==> flow/design.v <==
`timescale 1ns / 1ps
module CPU_Set(
    input CLK,
	 input reset,
	 input [15:0]camera,
	 input [15:0] move_command,
	 input [15:0] data_out,
	 output reg [23:0] memory_location,
	 output reg [15:0] memory_input,
	 output reg [127:0] display,
	 output reg write_memory
    );
    parameter [14:0] termination_line = 15'd22;
	 parameter [4:0] stall = 5'd0;
    parameter [4:0] store = 5'd1;
    parameter [4:0] add = 5'd2;
    parameter [4:0] sub = 5'd3;
    parameter [4:0] move = 5'd4;
    parameter [4:0] sll = 5'd5;
    parameter [4:0] srl = 5'd6;
    parameter [4:0] load_hi_reg = 5'd7;
    parameter [4:0] load_lo_reg = 5'd8;
    parameter [4:0] jump = 5'd9;
    parameter [4:0] set_servo = 5'd10;
    parameter [4:0] load_cam = 5'd11;
    parameter [4:0] move_buffer = 5'd12;
    parameter [4:0] bne = 5'd13;
    parameter [4:0] beq = 5'd14;
    parameter [4:0] slt = 5'd15;
    parameter [4:0] AND = 5'd16;
    parameter [4:0] OR = 5'd17;
    parameter [4:0] NOT = 5'd18;
    parameter [4:0] load = 5'd19;
    parameter [4:0] loadl = 5'd20;
    parameter [4:0] storel = 5'd21;
    parameter [1:0] phase0 = 2'b00;
    parameter [1:0] phase1 = 2'b01;
    parameter [1:0] phase2 = 2'b10;
    parameter [2:0] reg0 = 3'b000;
    parameter [2:0] reg1 = 3'b001;
    parameter [2:0] reg2 = 3'b010;
    parameter [2:0] reg3 = 3'b011;
    parameter [2:0] reg4 = 3'b100;
    parameter [2:0] reg5 = 3'b101;
    parameter [2:0] reg6 = 3'b110;    
	 reg [15:0] word;
	 reg [14:0] pc_counter;
	 reg [7:0] right_servo;  
	 reg [7:0] left_servo;
	 reg [7:0] hi_part;
	 reg [2:0] reg_to_store;
	 reg [1:0] phase;
	 reg memory_flag;
	 reg memory_ready;
	 reg load_store;  
	 reg [15:0] r0;
	 reg [15:0] r1;
	 reg [15:0] r2;
	 reg [15:0] r3;
	 reg [15:0] r4;
	 reg [15:0] r5;
	 reg [15:0] r6;
	 reg [15:0] r7;
	 reg [15:0] tempA;
	 reg [15:0] tempB;
	 reg [10:0] jump_amount;  
	 always@(posedge CLK)
	 begin 
		if(reset)
		begin
			word <= 16'b0;
			pc_counter <= 15'b0;
			right_servo <= 8'b0;
			left_servo <= 8'b0;
			hi_part <= 8'b0;
			reg_to_store <= 3'b0;
			phase <= 2'b11;
			memory_flag <= 1'b0;
			memory_ready <= 1'b0;
			write_memory <= 1'b0;
			load_store <= 1'b1;
			r0 <= 16'b0;
			r1 <= 16'b0;
			r2 <= 16'b0;
			r3 <= 16'b0;
			r4 <= 16'b0;
			r5 <= 16'b0;
			r6 <= 16'b0;
			r7 <= 16'b0;
			jump_amount <= 11'b0;
			memory_location <= 24'b0;
			memory_input <= 16'b0;
			display <= 128'b0;
		end
		else
		begin
		if(pc_counter > termination_line )
            phase <= phase0;
		else
			phase <= phase + 1'b1;	
        case(phase) 
            phase0:
            begin 
					word <= data_out;
					if(memory_flag)
					begin
					  case(reg_to_store)
							reg0: memory_input <= r0;
							reg1:	memory_input <= r1;
							reg2:	memory_input <= r2;
							reg3:	memory_input <= r3;
							reg4:	memory_input <= r4;
							reg5:	memory_input <= r5;
							reg6:	memory_input <= r6;
							default: memory_input <= r7;
					  endcase	
					  memory_ready <= 1'b1;
					end
					else if(data_out[15:11] == loadl)
					begin
						memory_location <= {16'b0, data_out[7:0]};
						memory_ready <= 1'b1;
						reg_to_store <= data_out[10:8];
						load_store <= 1'b1;
					end
					else if(data_out[15:11] == storel)
					begin
						memory_location <= {16'b0, data_out[7:0]};
						memory_ready <= 1'b1;
						load_store <= 1'b0;
						write_memory <= 1'b1;
						case(data_out[10:8])
							reg0: memory_input <= r0;
							reg1:	memory_input <= r1;
							reg2:	memory_input <= r2;
							reg3:	memory_input <= r3;
							reg4:	memory_input <= r4;
							reg5:	memory_input <= r5;
							reg6:	memory_input <= r6;
							default: memory_input <= r7;
					  endcase	
					end
            end
            phase1:
            begin
                if(memory_flag)
                begin
                  write_memory <= ~(load_store);
						memory_location <= {hi_part,word};
						hi_part <= 1'b0;
						memory_flag <= 1'b0;
                end
                else 
                begin
						case(word[15:11])  
							load:
							begin
								 memory_flag <= 1'b1;
								 load_store <= 1'b1;
								 reg_to_store <= word[10:8];
								 hi_part <= word[7:0];
							end
							store:
							begin
								 memory_flag <= 1'b1;
								 load_store <= 1'b0;
								 reg_to_store <= word[10:8];
								 hi_part <= word[7:0];
							end
							add:
							begin
								 case(word[7:5]) 
									  reg0: tempA = r0; 
									  reg1: tempA = r1; 
									  reg2: tempA = r2; 
									  reg3: tempA = r3; 
									  reg4: tempA = r4; 
									  reg5: tempA = r5; 
									  reg6: tempA = r6; 
									  default: tempA = r7;
								 endcase					
								 case(word[4:2]) 
									  reg0: tempB = r0; 
									  reg1: tempB = r1; 
									  reg2: tempB = r2; 
									  reg3: tempB = r3; 
									  reg4: tempB = r4; 
									  reg5: tempB = r5; 
									  reg6: tempB = r6; 
									  default: tempB = r7;
								 endcase					
								 case(word[10:8]) 
									  reg0: r0 <= tempA + tempB;  
									  reg1: r1 <= tempA + tempB;
									  reg2: r2 <= tempA + tempB;
									  reg3: r3 <= tempA + tempB;
									  reg4: r4 <= tempA + tempB;
									  reg5: r5 <= tempA + tempB;
									  reg6: r6 <= tempA + tempB;
									  default: r7 <= tempA + tempB;
								 endcase					
							end
							sub:
							begin
								 case(word[7:5]) 
									  reg0: tempA = r0; 
									  reg1: tempA = r1; 
									  reg2: tempA = r2; 
									  reg3: tempA = r3; 
									  reg4: tempA = r4; 
									  reg5: tempA = r5; 
									  reg6: tempA = r6; 
									  default: tempA = r7;
								 endcase					
								 case(word[4:2]) 
									  reg0: tempB= r0; 
									  reg1: tempB = r1; 
									  reg2: tempB = r2; 
									  reg3: tempB = r3; 
									  reg4: tempB = r4; 
									  reg5: tempB = r5; 
									  reg6: tempB = r6; 
									  default: tempB = r7;
								 endcase					
								 case(word[10:8]) 
									  reg0: r0 <= tempA - tempB;  
									  reg1: r1 <= tempA - tempB;
									  reg2: r2 <= tempA - tempB;
									  reg3: r3 <= tempA - tempB;
									  reg4: r4 <= tempA - tempB;
									  reg5: r5 <= tempA - tempB;
									  reg6: r6 <= tempA - tempB;
									  default: r7 <= tempA - tempB;
								 endcase
							end
							move:
							begin
								 case(word[7:5]) 
									  reg0: tempA = r0; 
									  reg1: tempA = r1; 
									  reg2: tempA = r2; 
									  reg3: tempA = r3; 
									  reg4: tempA = r4; 
									  reg5: tempA = r5; 
									  reg6: tempA = r6; 
									  default: tempA = r7;
								 endcase					
								 case(word[10:8]) 
									  reg0: r0 <= tempA;
									  reg1: r1 <= tempA;
									  reg2: r2 <= tempA;
									  reg3: r3 <= tempA;
									  reg4: r4 <= tempA;
									  reg5: r5 <= tempA;
									  reg6: r6 <= tempA;
									  default: r7 <= tempA;
								 endcase
							end
							sll:
							begin
								 case(word[7:5]) 
									  reg0: tempA = r0 << word[4:1]; 
									  reg1: tempA = r1 << word[4:1]; 
									  reg2: tempA = r2 << word[4:1]; 
									  reg3: tempA = r3 << word[4:1]; 
									  reg4: tempA = r4 << word[4:1]; 
									  reg5: tempA = r5 << word[4:1]; 
									  reg6: tempA = r6 << word[4:1]; 
									  default: tempA = r7 << word[4:1];
								 endcase					
								 case(word[10:8]) 
									  reg0: r0 <= tempA;
									  reg1: r1 <= tempA;
									  reg2: r2 <= tempA;
									  reg3: r3 <= tempA;
									  reg4: r4 <= tempA;
									  reg5: r5 <= tempA;
									  reg6: r6 <= tempA;
									  default: r7 <= tempA;
								 endcase
							end
							srl:
							begin
								 case(word[7:5]) 
									  reg0: tempA = r0 >> word[4:1]; 
									  reg1: tempA = r1 >> word[4:1]; 
									  reg2: tempA = r2 >> word[4:1]; 
									  reg3: tempA = r3 >> word[4:1]; 
									  reg4: tempA = r4 >> word[4:1]; 
									  reg5: tempA = r5 >> word[4:1]; 
									  reg6: tempA = r6 >> word[4:1]; 
									  default: tempA = r7 >> word[4:1];
								 endcase					
								 case(word[10:8]) 
									  reg0: r0 <= tempA;
									  reg1: r1 <= tempA;
									  reg2: r2 <= tempA;
									  reg3: r3 <= tempA;
									  reg4: r4 <= tempA;
									  reg5: r5 <= tempA;
									  reg6: r6 <= tempA;
									  default: r7 <= tempA;
								 endcase
							end
							load_hi_reg:
							begin
								 case(word[10:8]) 
									  reg0: r0[15:8] <= word[7:0];
									  reg1: r1[15:8] <= word[7:0];
									  reg2: r2[15:8] <= word[7:0];
									  reg3: r3[15:8] <= word[7:0];
									  reg4: r4[15:8] <= word[7:0];
									  reg5: r5[15:8] <= word[7:0];
									  reg6: r6[15:8] <= word[7:0];
									  default: r7[15:8] <= word[7:0];
								 endcase
							end
							load_lo_reg:
							begin
								 case(word[10:8]) 
									  reg0: r0[7:0] <= word[7:0];
									  reg1: r1[7:0] <= word[7:0];
									  reg2: r2[7:0] <= word[7:0];
									  reg3: r3[7:0] <= word[7:0];
									  reg4: r4[7:0] <= word[7:0];
									  reg5: r5[7:0] <= word[7:0];
									  reg6: r6[7:0] <= word[7:0];
									  default: r7[7:0] <= word[7:0];
								 endcase
							end
							jump:
							begin
								 jump_amount <= word[10:0];
							end
							set_servo:
							begin
								 case(word[10:8]) 
									  reg0:
									  begin
											right_servo <= r0[7:0];
											left_servo <= r0[15:8];
									  end
									  reg1:
									  begin
											right_servo <= r1[7:0];
											left_servo <= r1[15:8];
									  end
									  reg2:
									  begin
											right_servo <= r2[7:0];
											left_servo <= r2[15:8];
									  end
									  reg3:
									  begin
											right_servo <= r3[7:0];
											left_servo <= r3[15:8];
									  end
									  reg4:
									  begin
											right_servo <= r4[7:0];
											left_servo <= r4[15:8];
									  end
									  reg5:
									  begin
											right_servo <= r5[7:0];
											left_servo <= r5[15:8];
									  end
									  reg6:
									  begin
											right_servo <= r6[7:0];
											left_servo <= r6[15:8];
									  end
									  default:
									  begin
											right_servo <= r7[7:0];
											left_servo <= r7[15:8];
									  end
								 endcase
							end
							load_cam:
							begin
								 case(word[10:8]) 
									  reg0: r0 <= camera;
									  reg1: r1 <= camera;
									  reg2: r2 <= camera;
									  reg3: r3 <= camera;
									  reg4: r4 <= camera;
									  reg5: r5 <= camera;
									  reg6: r6 <= camera;
									  default: r7 <= camera;
								 endcase
							end
							move_buffer:
							begin
								 case(word[10:8]) 
									  reg0: r0 <= move_command;
									  reg1: r1 <= move_command;
									  reg2: r2 <= move_command;
									  reg3: r3 <= move_command;
									  reg4: r4 <= move_command;
									  reg5: r5 <= move_command;
									  reg6: r6 <= move_command;
									  default: r7 <= move_command;
								 endcase
							end
							bne:
							begin
								 case(word[10:8]) 
									  reg0: tempA = r0; 
									  reg1: tempA = r1; 
									  reg2: tempA = r2; 
									  reg3: tempA = r3; 
									  reg4: tempA = r4; 
									  reg5: tempA = r5; 
									  reg6: tempA = r6; 
									  default: tempA = r7;
								 endcase					
								 case(word[7:5]) 
									  reg0: tempB= r0; 
									  reg1: tempB = r1; 
									  reg2: tempB = r2; 
									  reg3: tempB = r3; 
									  reg4: tempB = r4; 
									  reg5: tempB = r5; 
									  reg6: tempB = r6; 
									  default: tempB = r7;
								 endcase		
								 if(tempA != tempB)
								 begin
									  jump_amount <= {6'b0, word[4:0]};
								 end
								 else
								 begin
									  jump_amount <= 11'b0;
								 end
							end
							beq:
							begin
								 case(word[10:8]) 
									  reg0: tempA = r0; 
									  reg1: tempA = r1; 
									  reg2: tempA = r2; 
									  reg3: tempA = r3; 
									  reg4: tempA = r4; 
									  reg5: tempA = r5; 
									  reg6: tempA = r6; 
									  default: tempA = r7;
								 endcase					
								 case(word[7:5]) 
									  reg0: tempB = r0; 
									  reg1: tempB = r1; 
									  reg2: tempB = r2; 
									  reg3: tempB = r3; 
									  reg4: tempB = r4; 
									  reg5: tempB = r5; 
									  reg6: tempB = r6; 
									  default: tempB = r7;
								 endcase		
								 if(tempA == tempB)
								 begin
									  jump_amount <= {6'b0 , word[4:0]};
								 end
								 else
								 begin
									  jump_amount <= 11'b0;
								 end
							end
							slt:
							begin
								 case(word[7:5]) 
									  reg0: tempA = r0; 
									  reg1: tempA = r1; 
									  reg2: tempA = r2; 
									  reg3: tempA = r3; 
									  reg4: tempA = r4; 
									  reg5: tempA = r5; 
									  reg6: tempA = r6; 
									  default: tempA = r7;
								 endcase					
								 case(word[4:2]) 
									  reg0: tempB = r0; 
									  reg1: tempB = r1; 
									  reg2: tempB = r2; 
									  reg3: tempB = r3; 
									  reg4: tempB = r4; 
									  reg5: tempB = r5; 
									  reg6: tempB = r6; 
									  default: tempB = r7;
								 endcase		
								 case(word[10:8]) 
									  reg0: r0 <= tempA < tempB;
									  reg1: r1 <= tempA < tempB;
									  reg2: r2 <= tempA < tempB;
									  reg3: r3 <= tempA < tempB;
									  reg4: r4 <= tempA < tempB;
									  reg5: r5 <= tempA < tempB;
									  reg6: r6 <= tempA < tempB;
									  default: r7 <= tempA < tempB;
								 endcase
							end
							AND:
							begin
								 case(word[7:5]) 
									  reg0: tempA = r0; 
									  reg1: tempA = r1; 
									  reg2: tempA = r2; 
									  reg3: tempA = r3; 
									  reg4: tempA = r4; 
									  reg5: tempA = r5; 
									  reg6: tempA = r6; 
									  default: tempA = r7;
								 endcase					
								 case(word[4:2]) 
									  reg0: tempB = r0; 
									  reg1: tempB = r1; 
									  reg2: tempB = r2; 
									  reg3: tempB = r3; 
									  reg4: tempB = r4; 
									  reg5: tempB = r5; 
									  reg6: tempB = r6; 
									  default: tempB = r7;
								 endcase		
								 case(word[10:8]) 
									  reg0: r0 <= tempA & tempB;
									  reg1: r1 <= tempA & tempB;
									  reg2: r2 <= tempA & tempB;
									  reg3: r3 <= tempA & tempB;
									  reg4: r4 <= tempA & tempB;
									  reg5: r5 <= tempA & tempB;
									  reg6: r6 <= tempA & tempB;
									  default: r7 <= tempA & tempB;
								 endcase
							end
							OR:
							begin
								 case(word[7:5]) 
									  reg0: tempA = r0; 
									  reg1: tempA = r1; 
									  reg2: tempA = r2; 
									  reg3: tempA = r3; 
									  reg4: tempA = r4; 
									  reg5: tempA = r5; 
									  reg6: tempA = r6; 
									  default: tempA = r7;
								 endcase					
								 case(word[4:2]) 
									  reg0: tempB = r0; 
									  reg1: tempB = r1; 
									  reg2: tempB = r2; 
									  reg3: tempB = r3; 
									  reg4: tempB = r4; 
									  reg5: tempB = r5; 
									  reg6: tempB = r6; 
									  default: tempB = r7;
								 endcase		
								 case(word[10:8]) 
									  reg0: r0 <= tempA | tempB;
									  reg1: r1 <= tempA | tempB;
									  reg2: r2 <= tempA | tempB;
									  reg3: r3 <= tempA | tempB;
									  reg4: r4 <= tempA | tempB;
									  reg5: r5 <= tempA | tempB;
									  reg6: r6 <= tempA | tempB;
									  default: r7 <= tempA | tempB;
								 endcase
							end
							NOT:
							begin
								 case(word[7:5]) 
									  reg0: tempA = r0; 
									  reg1: tempA = r1; 
									  reg2: tempA = r2; 
									  reg3: tempA = r3; 
									  reg4: tempA = r4; 
									  reg5: tempA = r5; 
									  reg6: tempA = r6; 
									  default: tempA = r7;
								 endcase
								 case(word[10:8]) 
									  reg0: r0 <= ~(tempA);
									  reg1: r1 <= ~(tempA);
									  reg2: r2 <= ~(tempA);
									  reg3: r3 <= ~(tempA);
									  reg4: r4 <= ~(tempA);
									  reg5: r5 <= ~(tempA);
									  reg6: r6 <= ~(tempA);
									  default: r7 <= ~(tempA);
								 endcase
							end
							storel:
							begin
								write_memory <= 1'b0;
							end
							default:
							begin
							end
						endcase
               end
            end
            phase2:
				begin
					write_memory <= 1'b0;
					if (memory_ready && load_store)
					begin
						memory_ready <= 1'b0;
						case(reg_to_store)
							reg0: r0 <= data_out;
							reg1:	r1 <= data_out;
							reg2:	r2 <= data_out;
							reg3:	r3 <= data_out;
							reg4:	r4 <= data_out;
							reg5:	r5 <= data_out;
							reg6:	r6 <= data_out;
							default: r7 <= data_out;
						endcase
					end
					if(jump_amount > 1'b0)
					begin
						if(jump_amount[0] == 1'b1)
						begin
							memory_location <= {9'b0,pc_counter - jump_amount[10:1]};
							pc_counter <= pc_counter - jump_amount[10:1];
						end
						else
						begin
							memory_location <= {9'b0,pc_counter + jump_amount[10:1]};
							pc_counter <= pc_counter + jump_amount[10:1];
						end
						jump_amount <= 11'b0;
					end
					else
					begin
						memory_location <= {9'b0,pc_counter + 1'b1};
						pc_counter <= pc_counter + 1'b1;
					end
				end
            default:  
            begin
					display <= {r7,r6,r5,r4,r3,r2,r1,r0};
            end				
        endcase
	 end
		end
endmodule
# Reports on CPU_Set
# Tool output for the design above before and after an edit, in the order of the flow.
# "orig" refers to lines of the RTL above, "edited" to lines of the edited file.
# "diff" is "edited" less "orig", of the values as shown; "change_rel_pct" is that difference over "orig", in percent.
# Operators carry their Yosys type and port widths (W data, S select, Z words).
# Cell names lack the library's common part.
setup:
  top: "CPU_Set"
  clk_port: "CLK"
  cell_library: "sky130hd"
  corner: "tt_025C_1v80"

# Diff
# The edit as a unified diff against the file above.
# This change comes from a script, not from a designer. The edited design behaves differently; no optimisation was intended.
# begin of diff
@@ -263,5 +263,5 @@
 									  reg1: tempA = r1 << word[4:1]; 
 									  reg2: tempA = r2 << word[4:1]; 
-									  reg3: tempA = r3 << word[4:1]; 
+									  reg3: tempA = r3 >> word[4:1]; 
 									  reg4: tempA = r4 << word[4:1]; 
 									  reg5: tempA = r5 << word[4:1]; 
# end of diff

# Word-level counts
# Source: Yosys, flattened and elaborated, memories not mapped. Widths are those after wreduce. Registers that Yosys merges into a memory's read port (data or address) are not register bits. Print and check cells do not count.
op_classes:
  columns: ["item", "orig", "edited", "diff", "change_rel_pct"]
  rows:
  - ["n_addsub", 6, 6, 0, 0.00]
  - ["n_cmp", 3, 3, 0, 0.00]
  - ["eq_ne", 184, 184, 0, 0.00]
  - ["shifts", 16, 15, -1, -6.25]
  - ["n_mux", 375, 375, 0, 0.00]
  - ["logic", 4, 4, 0, 0.00]
  - ["n_reduce_logical", 41, 41, 0, 0.00]
ops:
  columns: ["op", "orig", "edited", "diff", "change_rel_pct"]
  rows:
  - ["$shl A16 B4 Y16", 8, 7, -1, -12.50]
# Unchanged operator kinds not shown: 61.
word_totals:
  columns: ["item", "orig", "edited", "diff", "change_rel_pct"]
  rows:
  - ["reg_bits", 355, 355, 0, 0.00]
  - ["input_bits", 50, 50, 0, 0.00]
  - ["output_inout_bits", 169, 169, 0, 0.00]
  - ["wordCells", 658, 657, -1, -0.15]

# Logic depth
# Depth = most cells in a row (Yosys ltp): at word level without a register or memory, in the mapped netlist without a sequential cell, where the memories' decode and read muxes count.
depth:
  columns: ["item", "orig", "edited", "diff", "change_rel_pct"]
  rows:
  - ["word_depth", 11, 11, 0, 0.00]
  - ["ABC_AREA", "0", "0", null, null]
  - ["mapped_depth", 22, 22, 0, 0.00]
  - ["depth_no_buf", 19, 20, 1, 5.26]

# After synthesis
# Yosys stat after the flow's synthesis: flattened, memories mapped to cells. It holds for the ABC_AREA given above (unset counts as 0); a run with the other value may have another netlist.
by_type:
  columns: ["type", "orig", "edited", "diff", "change_rel_pct"]
  rows:
  - ["nand3_1", 206, 75, -131, -63.59]
  - ["nor2_1", 412, 512, 100, 24.27]
  - ["o21ai_0", 249, 182, -67, -26.91]
  - ["nand2_1", 222, 263, 41, 18.47]
  - ["nand3b_1", 12, 43, 31, 258.33]
  - ["mux2_2", 62, 32, -30, -48.39]
  - ["a311oi_1", 9, 36, 27, 300.00]
  - ["a21oi_1", 208, 233, 25, 12.02]
  - ["a211oi_1", 44, 67, 23, 52.27]
  - ["a31oi_1", 60, 41, -19, -31.67]
  - ["clkbuf_1", 281, 263, -18, -6.41]
  - ["o311ai_0", 22, 5, -17, -77.27]
  - ["o2111ai_1", 3, 18, 15, 500.00]
  - ["nor3_1", 75, 89, 14, 18.67]
  - ["nand4_1", 33, 20, -13, -39.39]
  - ["and2_1", 12, 25, 13, 108.33]
  - ["o21ai_1", 6, 18, 12, 200.00]
  - ["xor2_1", 14, 25, 11, 78.57]
# Unchanged cell types not shown: 12.
# The list need not be complete.
mapped:
  columns: ["item", "orig", "edited", "diff", "change_rel_pct"]
  rows:
  - ["stdcells", 3610, 3646, 36, 1.00]
  - ["mapped_area_mm2", 0.0279368, 0.0279631, 0.0000263, 0.09]
  - ["seq_area_mm2", 0.0071068, 0.0071068, 0.0000000, 0.00]
  - ["flip_flops", 355, 355, 0, 0.00]
  - ["buffers", 394, 388, -6, -1.52]

# Timing after synthesis
# Source: OpenSTA report_checks on the synthesized netlist (no wires, ideal clock, input and output delay 20% of the period each), path of least setup slack; recovery checks are left aside. Register names are those of the netlist, which keeps one name where synthesis merged equal registers.
synth_timing:
  columns: ["item", "orig", "edited", "diff", "change_rel_pct"]
  rows:
  - ["kind", "reg-to-reg", "reg-to-reg", null, null]
  - ["from", "reg word[2]", "reg word[3]", null, null]
  - ["to", "reg r2[0]", "reg r7[0]", null, null]
  - ["clock_period_ns", 10.0, 10.0, 0.0, 0.00]
  - ["setup_time_ns", 0.117, 0.134, 0.017, null]
  - ["launch_ns", 0.000, 0.000, 0.000, null]
  - ["arrival_ns", 4.881, 4.941, 0.060, 1.23]
  - ["t_required_ns", 9.883, 9.866, -0.017, -0.17]
  - ["setup_slack_ns", 5.002, 4.924, -0.078, null]
  - ["path_delay_ns", 4.998, 5.075, 0.077, 1.54]
  - ["stages", 17, 20, 3, 17.65]
  - ["path_buffers", 5, 5, 0, 0.00]
  - ["synth_period_reached_ns", 4.998, 5.076, 0.078, 1.56]
# "path_delay_ns" is the arrival time less input delay plus setup time.
# "stages" counts driving pins, that of a launching flip-flop among them; a cell with two outputs on the path counts twice.
# "synth_period_reached_ns" = period - worst setup slack (recovery checks aside). The figure is calculated, with input and output delays left at 20% of the set period.
# Between the ends stands the longest chain of elaborated cells between them, by number of cells; it is not shown to be the way that was timed. Of several equally long chains one is given.
# Each line given opens the expression or statement behind the cell; cells for indexed reads and writes are added by Yosys, which also makes memories of some case tables.
# A register here has more assigning lines than the two given.
synth_between_orig:
  cell_sequence: "dfxtp_1 clkbuf_1 clkbuf_1 clkbuf_1 buf_1 mux4_2 o221a_2 ha_1 clkbuf_1 or4_1 or4_1 a31oi_1 o311a_1 nor4_1 nor4_1 o311ai_1 a32o_1"
  elab_chain_cells: 11
  cone_cells: 61
  classes_between: "add/sub (2); compare (1); eq/ne (6); shift (16); mux (33); logic (2); reduce/logical (1)"
synth_rtl_orig:
  columns: ["item", "line", "rtl"]
  rows:
  - ["from (decl)", 46, "reg [15:0] word;"]
  - ["from (assign)", 71, "word <= 16'b0;"]
  - ["from (assign)", 104, "word <= data_out;"]
  - ["$eq A3 B3 Y1", 480, "case(word[4:2])"]
  - ["$pmux W16 S7", 480, null]
  - ["$mux W16", 155, "case(word[15:11])"]
  - ["$mux W16", 146, "if(memory_flag)"]
  - ["$mux W16", 101, "case(phase)"]
  - ["$mux W16", 69, "if(reset)"]
  - ["$lt A16 B16 Y1", 493, "reg2: r2 <= tempA < tempB;"]
  - ["$mux W8", 490, "case(word[10:8])"]
  - ["$pmux W8 S12", 155, null]
  - ["$mux W8", 146, null]
  - ["$pmux W8 S2", 101, null]
  - ["to (assign)", 195, "reg2: r2 <= tempA + tempB;"]
  - ["to (assign)", 228, "reg2: r2 <= tempA - tempB;"]
  - ["to (decl)", 58, "reg [15:0] r2;"]
synth_between_edited:
  cell_sequence: "dfxtp_1 clkbuf_1 clkbuf_1 clkbuf_1 buf_1 clkbuf_1 nor2_1 o32a_1 ha_1 fa_1 o21ba_2 nor4_1 nor3b_1 o21ai_0 o31ai_1 o21ba_2 nor2_1 nor3_1 o41ai_4 o21ai_1"
  elab_chain_cells: 11
  cone_cells: 60
  classes_between: "add/sub (2); compare (1); eq/ne (6); shift (15); mux (33); logic (2); reduce/logical (1)"
synth_rtl_edited:
  columns: ["item", "line", "rtl"]
  rows:
  - ["from (decl)", 46, "reg [15:0] word;"]
  - ["from (assign)", 71, "word <= 16'b0;"]
  - ["from (assign)", 104, "word <= data_out;"]
  - ["$eq A3 B3 Y1", 480, "case(word[4:2])"]
  - ["$pmux W16 S7", 480, null]
  - ["$mux W16", 155, "case(word[15:11])"]
  - ["$mux W16", 146, "if(memory_flag)"]
  - ["$mux W16", 101, "case(phase)"]
  - ["$mux W16", 69, "if(reset)"]
  - ["$lt A16 B16 Y1", 498, "default: r7 <= tempA < tempB;"]
  - ["$mux W8", 490, "case(word[10:8])"]
  - ["$pmux W8 S12", 155, null]
  - ["$mux W8", 146, null]
  - ["$pmux W8 S2", 101, null]
  - ["to (assign)", 200, "default: r7 <= tempA + tempB;"]
  - ["to (assign)", 233, "default: r7 <= tempA - tempB;"]
  - ["to (decl)", 63, "reg [15:0] r7;"]

# Worst path after layout
# From the final timing report of each run of set A: the path of least setup slack in the routed layout; clock arrival at registers is part of the times.
layout_timing:
  columns: ["item", "orig", "edited", "diff", "change_rel_pct"]
  rows:
  - ["kind", "reg-to-reg", "reg-to-reg", null, null]
  - ["from", "reg word[6]", "reg word[7]", null, null]
  - ["to", "reg r6[7]", "reg r6[8]", null, null]
  - ["clock_period_ns", 6.77, 6.77, 0.00, 0.00]
  - ["setup_time_ns", 0.15, 0.14, -0.01, null]
  - ["launch_ns", 0.57, 0.56, -0.01, -1.75]
  - ["arrival_ns", 6.22, 6.12, -0.10, -1.61]
  - ["t_required_ns", 7.20, 7.21, 0.01, 0.14]
  - ["setup_slack_ns", 0.97, 1.09, 0.12, null]
  - ["stages", 13, 14, 1, 7.69]
  - ["path_buffers", 0, 0, 0, null]
# Between the ends stands the longest chain of elaborated cells between them, by number of cells; it is not shown to be the way that was timed. Of several equally long chains one is given.
# A register here has more assigning lines than the two given.
layout_between_orig:
  cell_sequence: "dfxtp_4 nor2b_1 a221oi_1 a21oi_1 ha_1 a21oi_1 o21bai_1 a21oi_1 a21oi_1 a221o_1 a221o_1 o221ai_2 o21ai_0"
  elab_chain_cells: 11
  cone_cells: 46
  classes_between: "add/sub (2); eq/ne (6); mux (34); logic (3); reduce/logical (1)"
layout_rtl_orig:
  columns: ["item", "line", "rtl"]
  rows:
  - ["from (decl)", 46, "reg [15:0] word;"]
  - ["from (assign)", 71, "word <= 16'b0;"]
  - ["from (assign)", 104, "word <= data_out;"]
  - ["$eq A3 B3 Y1", 205, "case(word[7:5])"]
  - ["$pmux W16 S7", 205, null]
  - ["$mux W16", 155, "case(word[15:11])"]
  - ["$mux W16", 146, "if(memory_flag)"]
  - ["$mux W16", 101, "case(phase)"]
  - ["$mux W16", 69, "if(reset)"]
  - ["$sub A16 B16 Y16", 232, "reg6: r6 <= tempA - tempB;"]
  - ["$mux W8", 225, "case(word[10:8])"]
  - ["$pmux W8 S12", 155, null]
  - ["$mux W8", 146, null]
  - ["$pmux W8 S2", 101, null]
  - ["to (assign)", 199, "reg6: r6 <= tempA + tempB;"]
  - ["to (assign)", 232, null]
  - ["to (decl)", 62, "reg [15:0] r6;"]
layout_between_edited:
  cell_sequence: "dfxtp_4 nand2b_1 nor2_1 or3_1 a21oi_1 ha_1 nor4_1 o31ai_1 a21oi_1 o32ai_1 a2111oi_0 o2111ai_1 nand2_1 o21ai_0"
  elab_chain_cells: 11
  cone_cells: 46
  classes_between: "add/sub (2); eq/ne (6); mux (34); logic (3); reduce/logical (1)"
layout_rtl_edited:
  columns: ["item", "line", "rtl"]
  rows:
  - ["from (decl)", 46, "reg [15:0] word;"]
  - ["from (assign)", 71, "word <= 16'b0;"]
  - ["from (assign)", 104, "word <= data_out;"]
  - ["$eq A3 B3 Y1", 205, "case(word[7:5])"]
  - ["$pmux W16 S7", 205, null]
  - ["$mux W16", 155, "case(word[15:11])"]
  - ["$mux W16", 146, "if(memory_flag)"]
  - ["$mux W16", 101, "case(phase)"]
  - ["$mux W16", 69, "if(reset)"]
  - ["$sub A16 B16 Y16", 232, "reg6: r6 <= tempA - tempB;"]
  - ["$mux W8", 225, "case(word[10:8])"]
  - ["$pmux W8 S12", 155, null]
  - ["$mux W8", 146, null]
  - ["$pmux W8 S2", 101, null]
  - ["to (assign)", 199, "reg6: r6 <= tempA + tempB;"]
  - ["to (assign)", 232, null]
  - ["to (decl)", 62, "reg [15:0] r6;"]

# Measured runs
# Runs of the flow (Yosys, OpenROAD) on both versions; the two runs of a pair have the same settings. The constraints put input and output delay at 20% of the set period each and load the outputs with 0.01 pF.
flow_settings_set_A:
  period_ns: 6.77
  CAP_MARGIN: 20
  CORE_MARGIN: 2
  CORE_UTILIZATION: 40
  SLEW_MARGIN: 20
results_set_A:
  columns: ["item", "orig", "edited", "diff", "change_rel_pct"]
  rows:
  - ["synth_area_mm2", 0.0279368, 0.0279631, 0.0000263, 0.09]
  - ["design.die.area_mm2", 0.0719715, 0.0720386, 0.0000671, 0.09]
  - ["stdcell_area_mm2", 0.0323761, 0.0322697, -0.0001064, -0.33]
  - ["worstSetupSlack_ns", 0.974, 1.088, 0.114, null]
  - ["timing.setup.tns_ns", 0.000, 0.000, 0.000, null]
  - ["final_hold_ws_ns", 0.451, 0.451, 0.000, null]
  - ["design_power_mw", 16.468, 15.871, -0.597, -3.63]
  - ["period_less_ws_ns", 5.796, 5.682, -0.114, -1.97]
flow_settings_set_B:
  CORE_MARGIN: 4
  CORE_UTILIZATION: 25
  MAX_ROUTING_LAYER: "met5"
  PLACE_DENSITY: 0.39
  SETUP_SLACK_MARGIN: 0.68
  TNS_END_PERCENT: 40
  period_ns: 6.77
  CAP_MARGIN: 20
  SLEW_MARGIN: 20
results_set_B:
  columns: ["item", "orig", "edited", "diff", "change_rel_pct"]
  rows:
  - ["synth_area_mm2", 0.0279368, 0.0279631, 0.0000263, 0.09]
  - ["design.die.area_mm2", 0.117159, 0.117269, 0.000110, 0.09]
  - ["stdcell_area_mm2", 0.033407, 0.0335559, 0.0001489, 0.45]
  - ["worstSetupSlack_ns", 0.896, 0.859, -0.037, null]
  - ["timing.setup.tns_ns", 0.000, 0.000, 0.000, null]
  - ["final_hold_ws_ns", 0.452, 0.453, 0.001, null]
  - ["design_power_mw", 17.088, 16.618, -0.470, -2.75]
  - ["period_less_ws_ns", 5.874, 5.911, 0.037, 0.63]
# "period_less_ws_ns" means the clock period less the worst setup slack. The figure is calculated, with input and output delays left at 20% of the set period.
# "design_power_mw" rests on the timing tool's default activity at the inputs, not on a simulated workload.
